==> flow/design.v <==
module axi_s_to_fifos #(
    parameter integer FIFO_DEPTH = 32,
    parameter integer C_DATA_WIDTH = 32
)(
    input  logic                     clk,
    input  logic                     nrst,
    input  logic [31:0]  awaddr,
    input  logic [3:0]               awprot,
    input  logic                     awvalid,
    output logic                     awready,
    input  logic [C_DATA_WIDTH-1:0]  wdata,
    input  logic [C_DATA_WIDTH/8-1:0] wstrb,
    input  logic                     wvalid,
    output logic                     wready,
    output logic [1:0]               bresp,
    output logic                     bvalid,
    input  logic                     bready,
    input  logic [31:0]  araddr,
    input  logic [3:0]               arprot,
    input  logic                     arvalid,
    output logic                     arready,
    output logic [C_DATA_WIDTH-1:0]  rdata,
    output logic [1:0]               rresp,
    output logic                     rvalid,
    input  logic                     rready,
    input logic [C_DATA_WIDTH-1:0]  fifo_wdata,
    output logic                    fifo_full,
    output logic                    fifo_almost_full,
    input logic                     fifo_wena,
    output logic [C_DATA_WIDTH-1:0] fifo_rdata,
    output logic                    fifo_empty,
    output logic                    fifo_almost_empty,
    input logic                     fifo_rena
);
    localparam ADDR_STATUS  = 0;
    localparam ADDR_WRITE   = 1;
    localparam ADDR_READ    = 2;
    localparam BYTES        = C_DATA_WIDTH/8;
    localparam ADDR_LSB     = $clog2(BYTES); 
    logic [C_DATA_WIDTH-1:0]    reg_write   [0:FIFO_DEPTH-1];
    logic [C_DATA_WIDTH-1:0]    reg_read    [0:FIFO_DEPTH-1];
    logic [31:0]                araddr_reg;
    logic [31:0]                awaddr_reg;
    logic [C_DATA_WIDTH-1:0]    wdata_reg;
    logic full2;
    logic almost_full2;
    logic empty2;
    logic almost_empty2;
    logic full1;
    logic almost_full1;
    logic empty1;
    logic almost_empty1;
    logic wrote_axi;
    logic rd_pop;
    logic push_fifo1;
    logic pop_fifo1;
    logic push_fifo2;
    logic pop_fifo2;
    localparam int INDEX_W = $clog2(FIFO_DEPTH);
    logic [INDEX_W-1:0] write_index_axi, read_index_axi;
    logic [INDEX_W-1:0] write_index_fifo, read_index_fifo;
    logic [INDEX_W:0]   size_fifo1, size_fifo2;
    typedef enum logic {
        IDLE_READ,
        READ_DATA
    } state_read;
    state_read state_r;
    always_ff @(posedge clk or negedge nrst) begin
        if (!nrst) begin
            arready             <= 0;
            araddr_reg          <= 0;
            rdata               <= 0;
            rresp               <= 0;
            rvalid              <= 0;
            state_r             <= IDLE_READ;
            read_index_axi      <= 0;
            rd_pop              <= 0;
        end else begin
            case (state_r)
                IDLE_READ: begin
                    arready     <= 1;
                    if (arvalid && arready) begin
                        araddr_reg  <= araddr;
                        state_r     <= READ_DATA;
                        arready <= 0;
                    end
                end
                READ_DATA: begin
                    if (!rvalid) begin
                        rvalid  <= 1;
                        rresp   <= 0;
                        rd_pop  <= (araddr_reg[31:ADDR_LSB] == ADDR_READ) && !empty1;
                        if (araddr_reg[31:ADDR_LSB] == ADDR_STATUS) begin
                            rdata   <= {28'b0,
                                        full2,
                                        almost_full2,
                                        empty1,
                                        almost_empty1};
                        end else if (araddr_reg[31:ADDR_LSB] == ADDR_READ && !empty1) begin
                            rdata   <= reg_read[read_index_axi];
                        end else begin
                            rdata   <= 0;
                        end
                    end else if (rready) begin
                        if (rd_pop) begin
                            read_index_axi <= read_index_axi + 1;
                            if (read_index_axi == FIFO_DEPTH - 1) begin
                                read_index_axi <= 0;
                            end
                        end
                        rvalid  <= 0;
                        state_r <= IDLE_READ;
                    end
                end
                default: begin
                    state_r <= IDLE_READ;
                end
            endcase
        end
    end
    always_ff @(posedge clk or negedge nrst) begin
        if (!nrst) begin
            for (int i = 0; i < FIFO_DEPTH; i++) begin
                reg_read[i]     <= '0;
            end
            write_index_fifo    <= 0;
        end else begin
            if (fifo_wena && !full1) begin
                reg_read[write_index_fifo] <= fifo_wdata;
                write_index_fifo <= write_index_fifo + 1;
                if (write_index_fifo == FIFO_DEPTH - 1) begin
                    write_index_fifo <= 0;
                end
            end
        end
    end
    always_comb begin
        push_fifo1 = (fifo_wena && !full1);
        pop_fifo1 = rd_pop && (state_r == READ_DATA) && (rready && rvalid);
    end
    always_ff @(posedge clk or negedge nrst) begin
        if (!nrst) begin
            size_fifo1 <= FIFO_DEPTH;
        end else begin
            size_fifo1 <= size_fifo1 + pop_fifo1 - push_fifo1;
        end
    end
    typedef enum logic [1:0] {
        IDLE_WRITE,
        HAVE_AW,
        HAVE_W,
        RESP
    } state_write;
    state_write state_w;
    always_ff @(posedge clk or negedge nrst) begin
        if (!nrst) begin
            awready         <= 0;
            wready          <= 0;
            bvalid          <= 0;
            bresp           <= 0;
            awaddr_reg      <= 0;
            wdata_reg       <= 0;
            wrote_axi       <= 0;
            write_index_axi <= 0;
            state_w         <= IDLE_WRITE;
            for (int i = 0; i < FIFO_DEPTH; i++) begin
                reg_write[i] <= '0;
            end
        end else begin
            case (state_w)
                IDLE_WRITE: begin
                    awready <= 1;
                    wready  <= 1;
                    wrote_axi   <= 0;
                    if ((wvalid && wready) && (awvalid && awready)) begin
                        wdata_reg   <= wdata;
                        awaddr_reg  <= awaddr;
                        wready      <= 0;
                        awready     <= 0;
                        state_w     <= RESP;
                    end else if (awvalid && awready) begin
                        awaddr_reg  <= awaddr;
                        awready     <= 0;
                        state_w     <= HAVE_AW;
                    end else if (wvalid && wready) begin
                        wdata_reg   <= wdata;
                        wready      <= 0;
                        state_w     <= HAVE_W;
                    end
                end
                HAVE_AW: begin
                    wready  <= 1;
                    if (wvalid && wready) begin
                        wdata_reg   <= wdata;
                        wready      <= 0;
                        state_w     <= RESP;
                    end
                end
                HAVE_W: begin
                    awready <= 1;
                    if (awvalid && awready) begin
                        awaddr_reg  <= awaddr;
                        awready     <= 0;
                        state_w     <= RESP;
                    end
                end
                RESP: begin
                    if (awaddr_reg[31:ADDR_LSB] == ADDR_WRITE && !wrote_axi && !full2) begin
                        reg_write[write_index_axi] <= wdata_reg;
                        write_index_axi <= write_index_axi + 1;
                        if (write_index_axi == FIFO_DEPTH - 1) begin
                            write_index_axi <= 0;
                        end
                        wrote_axi <= 1;
                    end
                    bvalid  <= 1;
                    bresp   <= 0;
                    if (bready && bvalid) begin
                        bvalid  <= 0;
                        state_w <= IDLE_WRITE;
                    end
                end
                default: begin
                    state_w <= IDLE_WRITE;
                end
            endcase
        end
    end
    always_ff @(posedge clk or negedge nrst) begin
        if (!nrst) begin
            read_index_fifo <= 0;
        end else begin
            if (fifo_rena && !empty2) begin
                read_index_fifo <= read_index_fifo + 1;
                if (read_index_fifo == FIFO_DEPTH - 1) begin
                    read_index_fifo <= 0;
                end
            end
        end
    end
    always_comb begin
        pop_fifo2 = (fifo_rena && !empty2);
        push_fifo2 = (awaddr_reg[31:ADDR_LSB] == ADDR_WRITE && !wrote_axi && !full2) && (state_w == RESP);
    end
    always_ff @(posedge clk or negedge nrst) begin
        if (!nrst) begin
            size_fifo2 <= FIFO_DEPTH;
        end else begin
            size_fifo2 <= size_fifo2 + pop_fifo2 - push_fifo2;
        end
    end
    always_comb fifo_rdata = reg_write[read_index_fifo];
    always_comb begin
        empty2        = size_fifo2 == FIFO_DEPTH;
        almost_empty2 = size_fifo2 == (FIFO_DEPTH - 1);
        full2         = size_fifo2 == 0;
        almost_full2  = size_fifo2 == 1;
        empty1         = size_fifo1 == FIFO_DEPTH;
        almost_empty1  = size_fifo1 == (FIFO_DEPTH - 1);
        full1          = size_fifo1 == 0;
        almost_full1   = size_fifo1 == 1;
        fifo_full           = full1;
        fifo_almost_full    = almost_full1;
        fifo_empty          = empty2;
        fifo_almost_empty   = almost_empty2;
    end
endmodule
Hand-over note for axi_s_to_fifos

* Step by step through the tools: axi_s_to_fifos
Tool output for the design above before and after an edit, in the order of the flow.
"unedited" refers to lines of the RTL above, "edited" to lines of the edited file.
"change": "edited" minus "unedited" as printed here. "relative change": 100 x difference / "unedited".
Operators: Yosys type, input widths -> output width; for muxes data width and select width s.
Cell names lack the library's common part.
Not given: -
- Top :: axi_s_to_fifos
- Clock port :: clk
- Library :: sky130hd
- Corner :: tt_025C_1v80

* Edit of the RTL
The edit as a unified diff against the file above.
The edited RTL no longer does the same as the RTL above: the edit was made by script, with no optimisation intended.
#+begin_src diff
@@ -139,8 +139,6 @@
         pop_fifo1 = rd_pop && (state_r == READ_DATA) && (rready && rvalid);
     end
-    always_ff @(posedge clk or negedge nrst) begin
-        if (!nrst) begin
-            size_fifo1 <= FIFO_DEPTH;
-        end else begin
+    always_ff @(posedge clk) begin
+        begin
             size_fifo1 <= size_fifo1 + pop_fifo1 - push_fifo1;
         end
#+end_src

* Word level
Source: Yosys, flattened and elaborated. Widths are those after wreduce. Registers that Yosys merges into a memory's read port (data or address) are not register bits. Print and check cells do not count. Equal cells are merged and count once.
** Storage and ports
- elaborated cells :: unedited 373, edited 373, change 0, relative change 0.00%
- bits in registers :: unedited 2218, edited 2218, change 0, relative change 0.00%
- input bits :: unedited 149, edited 149, change 0, relative change 0.00%
- output and inout port bits :: unedited 77, edited 77, change 0, relative change 0.00%
** Cells by class
- $add $sub $neg :: unedited 8, edited 8, change 0, relative change 0.00%
- equality and inequality tests :: unedited 141, edited 141, change 0, relative change 0.00%
- multiplexer cells :: unedited 37, edited 37, change 0, relative change 0.00%
- reduce/logical cells :: unedited 102, edited 102, change 0, relative change 0.00%
- bitwise logic cells :: unedited 2, edited 2, change 0, relative change 0.00%
** Operator list
- $eq 5x5->1 const B :: unedited 64, edited 64, change 0, relative change 0.00%
- $reduce_and 2->1 :: unedited 37, edited 37, change 0, relative change 0.00%
- $eq 5x4->1 const B :: unedited 32, edited 32, change 0, relative change 0.00%
- $reduce_and 3->1 :: unedited 32, edited 32, change 0, relative change 0.00%
- $eq 5x3->1 const B :: unedited 16, edited 16, change 0, relative change 0.00%
- $logic_and 1x1->1 :: unedited 14, edited 14, change 0, relative change 0.00%
- $mux 1 :: unedited 11, edited 11, change 0, relative change 0.00%
- $eq 5x2->1 const B :: unedited 8, edited 8, change 0, relative change 0.00%
- $mux 32 :: unedited 7, edited 7, change 0, relative change 0.00%
- $mux 2 :: unedited 6, edited 6, change 0, relative change 0.00%
- $logic_not 1->1 :: unedited 5, edited 5, change 0, relative change 0.00%
- $add 5x1->5 const B :: unedited 4, edited 4, change 0, relative change 0.00%
- $eq 5x1->1 const B :: unedited 4, edited 4, change 0, relative change 0.00%
- $logic_not 5->1 :: unedited 4, edited 4, change 0, relative change 0.00%
- $mux 5 :: unedited 4, edited 4, change 0, relative change 0.00%
- $ne 2x2->1 const B :: unedited 4, edited 4, change 0, relative change 0.00%
- $pmux 1 s2 :: unedited 4, edited 4, change 0, relative change 0.00%
- $reduce_bool 2->1 :: unedited 3, edited 3, change 0, relative change 0.00%
- $add 6x1->6 :: unedited 2, edited 2, change 0, relative change 0.00%
- $eq 2x2->1 const B :: unedited 2, edited 2, change 0, relative change 0.00%
- $eq 6x1->1 const B :: unedited 2, edited 2, change 0, relative change 0.00%
- $eq 6x5->1 const B :: unedited 2, edited 2, change 0, relative change 0.00%
- $eq 6x6->1 const B :: unedited 2, edited 2, change 0, relative change 0.00%
- $logic_not 6->1 :: unedited 2, edited 2, change 0, relative change 0.00%
- $not 1->1 :: unedited 2, edited 2, change 0, relative change 0.00%
- $pmux 32 s2 :: unedited 2, edited 2, change 0, relative change 0.00%
- $pmux 32 s32 :: unedited 2, edited 2, change 0, relative change 0.00%
- $sub 6x1->6 :: unedited 2, edited 2, change 0, relative change 0.00%
Not every row of either side is listed.

* Logic depth
Longest topological path by Yosys (ltp), each cell counted once; first at word level (registers and memories cut), then after technology mapping (sequential cells cut; the memories' decode and read muxes count).
** Logic depth
- depth in word-level cells :: unedited 5, edited 5, change 0, relative change 0.00%
- ABC_AREA :: unedited 0, edited 0
- depth in mapped cells :: unedited 16, edited 17, change +1, relative change +6.25%
- mapped depth without buffers :: unedited 15, edited 16, change +1, relative change +6.67%

* Synthesis result
The flow's flattened synthesis, as Yosys stat reports it; memories are mapped. The netlist is that of the ABC_AREA named above (0 if unset); the other value can give another one.
** Cells by type
- buf_1 :: unedited 110, edited 24, change -86, relative change -78.18%
- a22oi_1 :: unedited 372, edited 330, change -42, relative change -11.29%
- buf_2 :: unedited 144, edited 184, change +40, relative change +27.78%
- mux2_2 :: unedited 2200, edited 2169, change -31, relative change -1.41%
- buf_4 :: unedited 12, edited 42, change +30, relative change +250.00%
- mux2i_1 :: unedited 198, edited 226, change +28, relative change +14.14%
- clkbuf_1 :: unedited 416, edited 434, change +18, relative change +4.33%
- nand2_1 :: unedited 200, edited 216, change +16, relative change +8.00%
- mux2_1 :: unedited 7, edited 21, change +14, relative change +200.00%
- o2111ai_1 :: unedited 22, edited 13, change -9, relative change -40.91%
- a211oi_1 :: unedited 17, edited 25, change +8, relative change +47.06%
- nand3_2 :: unedited 2, edited 10, change +8, relative change +400.00%
- a21oi_1 :: unedited 76, edited 70, change -6, relative change -7.89%
- nand3_1 :: unedited 73, edited 67, change -6, relative change -8.22%
- a2bb2oi_1 :: unedited 16, edited 22, change +6, relative change +37.50%
- dfxtp_1 :: unedited 0, edited 6, change +6
- dfrtp_1 :: unedited 2213, edited 2208, change -5, relative change -0.23%
- a22o_1 :: unedited 83, edited 78, change -5, relative change -6.02%
Not every row of either side is listed.
** Mapped netlist
- cells in the netlist :: unedited 7317, edited 7351, change +34, relative change +0.46%
- mapped area (µm²) :: unedited 98817.3, edited 99162.6, change +345.3, relative change +0.35%
- flip-flop cells :: unedited 2216, edited 2216, change 0, relative change 0.00%

* Worst setup path after synthesis
OpenSTA on the mapped netlist: ideal clock, no wires. The path of least setup slack (recovery checks aside). Input and output delay are each 20% of the period. Register names are those of the netlist, which keeps one name where synthesis merged equal registers.
** Path after synthesis
- kind :: unedited register to output, edited register to output
- from :: unedited register read_index_fifo[2], edited register read_index_fifo[3]
- to :: unedited output fifo_rdata[13], edited output fifo_rdata[24]
- period (ps) :: unedited 8000, edited 8000, change 0, relative change 0.00%
- driving pins on the path :: unedited 11, edited 13, change +2, relative change +18.18%
- external output delay (ps) :: unedited 1600, edited 1600, change 0, relative change 0.00%
- time at the first pin (ps) :: unedited 0, edited 0, change 0
- arrival time (ps) :: unedited 2383, edited 2537, change +154, relative change +6.46%
- path slack (ps) :: unedited 4017, edited 3863, change -154
- path delay (ps) :: unedited 2383, edited 2537, change +154, relative change +6.46%
- synthesis period reached (ps) :: unedited 3983, edited 4137, change +154, relative change +3.87%
"path delay" = arrival - input delay + setup time.
A path that ends at an output port has no setup time.
"driving pins on the path" counts driving pins, that of a launching flip-flop among them; a cell with two outputs on the path counts twice.
"synthesis period reached" = period - worst setup slack (recovery checks aside). The figure is calculated, with input and output delays left at 20% of the set period.
The rows between start and end are the longest chain of elaborated cells between them; the timing report does not say that the signal goes this way. Where chains are equally long, one stands for them.
A line is the first line of the expression or statement that the cell stems from. Yosys adds cells for indexed reads and writes and turns some case tables into memories.
At most two assigning lines are given for a register; there are more.
Between the ends, after synthesis, unedited:
- Cell sequence :: dfrtp_1 buf_2 buf_2 nand2_1 nor2_1 ha_1 clkbuf_1 a222oi_1 nand2_1 or4_1 o32a_1
- Cells in the longest elaborated chain :: 2
- Elaborated cells between the ends (all ways) :: 33
** RTL lines, path after synthesis, unedited
- start, declared :: line 61 : logic [INDEX_W-1:0] write_index_fifo, read_index_fifo;
- start, assigned :: line 231 : read_index_fifo <= 0;
- start, assigned :: line 234 : read_index_fifo <= read_index_fifo + 1;
- $eq 5x5->1 :: line 252 : always_comb fifo_rdata = reg_write[read_index_fifo];
- $pmux 32 s32 :: line 252
- end, declared :: line 30 : output logic [C_DATA_WIDTH-1:0] fifo_rdata,
Between the ends, after synthesis, edited:
- Cell sequence :: dfrtp_1 buf_2 buf_2 buf_2 nand2_1 nor2_1 ha_1 clkbuf_1 clkbuf_1 a222oi_1 o21ai_0 a2111oi_0 a31oi_1
- Cells in the longest elaborated chain :: 2
- Elaborated cells between the ends (all ways) :: 33
** RTL lines, path after synthesis, edited
- start, declared :: line 61 : logic [INDEX_W-1:0] write_index_fifo, read_index_fifo;
- start, assigned :: line 229 : read_index_fifo <= 0;
- start, assigned :: line 232 : read_index_fifo <= read_index_fifo + 1;
- $eq 5x5->1 :: line 250 : always_comb fifo_rdata = reg_write[read_index_fifo];
- $pmux 32 s32 :: line 250
- end, declared :: line 30 : output logic [C_DATA_WIDTH-1:0] fifo_rdata,

* Worst path after layout
From the final timing report of each run of set A: the path of least setup slack in the routed layout; clock arrival at registers is part of the times.
The report prints the path's times to 10 ps; the period is as set.
** Path after layout
- kind :: unedited register to output, edited register to output
- from :: unedited register read_index_fifo[4], edited register read_index_fifo[1]
- to :: unedited output fifo_rdata[28], edited output fifo_rdata[15]
- arrival time (ps) :: unedited 5680, edited 5700, change +20, relative change +0.35%
- driving pins on the path :: unedited 9, edited 11, change +2, relative change +22.22%
- path slack (ps) :: unedited 720, edited 700, change -20
- external output delay (ps) :: unedited 1600, edited 1600, change 0, relative change 0.00%
- time at the first pin (ps) :: unedited 870, edited 880, change +10, relative change +1.15%
- period (ps) :: unedited 8000, edited 8000, change 0, relative change 0.00%
The rows between start and end are the longest chain of elaborated cells between them; the timing report does not say that the signal goes this way. Where chains are equally long, one stands for them.
At most two assigning lines are given for a register; there are more.
Between the ends, after layout, unedited:
- Cell sequence :: dfrtp_4 buf_4 and4b_1 buf_4 a22oi_1 nand4_1 nor2_1 a31oi_1 clkdlybuf4s50_1
- Cells in the longest elaborated chain :: 2
- Elaborated cells between the ends (all ways) :: 33
** RTL lines, path after layout, unedited
- start, declared :: line 61 : logic [INDEX_W-1:0] write_index_fifo, read_index_fifo;
- start, assigned :: line 231 : read_index_fifo <= 0;
- start, assigned :: line 234 : read_index_fifo <= read_index_fifo + 1;
- $eq 5x5->1 :: line 252 : always_comb fifo_rdata = reg_write[read_index_fifo];
- $pmux 32 s32 :: line 252
- end, declared :: line 30 : output logic [C_DATA_WIDTH-1:0] fifo_rdata,
Between the ends, after layout, edited:
- Cell sequence :: dfrtp_1 inv_1 ha_2 buf_4 nand2b_1 nor2_4 a222oi_1 nand4_1 a2111oi_0 a21oi_1 clkdlybuf4s50_1
- Cells in the longest elaborated chain :: 2
- Elaborated cells between the ends (all ways) :: 33
** RTL lines, path after layout, edited
- start, declared :: line 61 : logic [INDEX_W-1:0] write_index_fifo, read_index_fifo;
- start, assigned :: line 229 : read_index_fifo <= 0;
- start, assigned :: line 232 : read_index_fifo <= read_index_fifo + 1;
- $eq 5x5->1 :: line 250 : always_comb fifo_rdata = reg_write[read_index_fifo];
- $pmux 32 s32 :: line 250
- end, declared :: line 30 : output logic [C_DATA_WIDTH-1:0] fifo_rdata,

* Layout results
Both versions went through the flow (Yosys, OpenROAD) with the same settings in each pair. Constraints: input delay and output delay 20% of the set period each, output load 0.01 pF.
Flow settings, set A:
- CORE_UTILIZATION :: 40
- period_ns :: 8.0
- CAP_MARGIN :: 20
- CORE_MARGIN :: 2
- SLEW_MARGIN :: 20
** Results, set A
- power (mW) :: unedited 31.672, edited 31.802, change +0.130, relative change +0.41%
- standard-cell area after layout (µm²) :: unedited 113056.0, edited 113330.0, change +274.0, relative change +0.24%
- synthesized cell area (µm²) :: unedited 98817.3, edited 99162.6, change +345.3, relative change +0.35%
- die size (µm²) :: unedited 251036.0, edited 251904.0, change +868.0, relative change +0.35%
- setup total negative slack (ps) :: unedited 0, edited 0, change 0
- smallest setup slack (ps) :: unedited 715, edited 705, change -10
- utilization after layout (%) :: unedited 46.0, edited 46.0, change 0.0
- period reached (ps) :: unedited 7285, edited 7295, change +10, relative change +0.14%
- smallest hold slack (ps) :: unedited 489, edited 479, change -10
Flow settings, set B:
- CELL_PAD_IN_SITES_GLOBAL_PLACEMENT :: 0
- CORE_MARGIN :: 2
- CORE_UTILIZATION :: 18
- PLACE_DENSITY_LB_ADDON :: 0.0
- period_ns :: 10.2
- CAP_MARGIN :: 20
- SLEW_MARGIN :: 20
** Results, set B
- power (mW) :: unedited 27.633, edited 27.956, change +0.323, relative change +1.17%
- standard-cell area after layout (µm²) :: unedited 121490.0, edited 121912.0, change +422.0, relative change +0.35%
- synthesized cell area (µm²) :: unedited 98817.3, edited 99162.6, change +345.3, relative change +0.35%
- die size (µm²) :: unedited 554928.0, edited 556859.0, change +1931.0, relative change +0.35%
- setup total negative slack (ps) :: unedited 0, edited 0, change 0
- smallest setup slack (ps) :: unedited 2273, edited 2173, change -100
- utilization after layout (%) :: unedited 22.2, edited 22.2, change 0.0
- period reached (ps) :: unedited 7927, edited 8027, change +100, relative change +1.26%
- smallest hold slack (ps) :: unedited 487, edited 480, change -7
"period reached" is the run's clock period less its worst setup slack. It is reckoned from that one timing run; input and output delays stay at 20% of the period that was set.
"power" is the tool's figure for a default switching activity; nothing was simulated.

End of note.
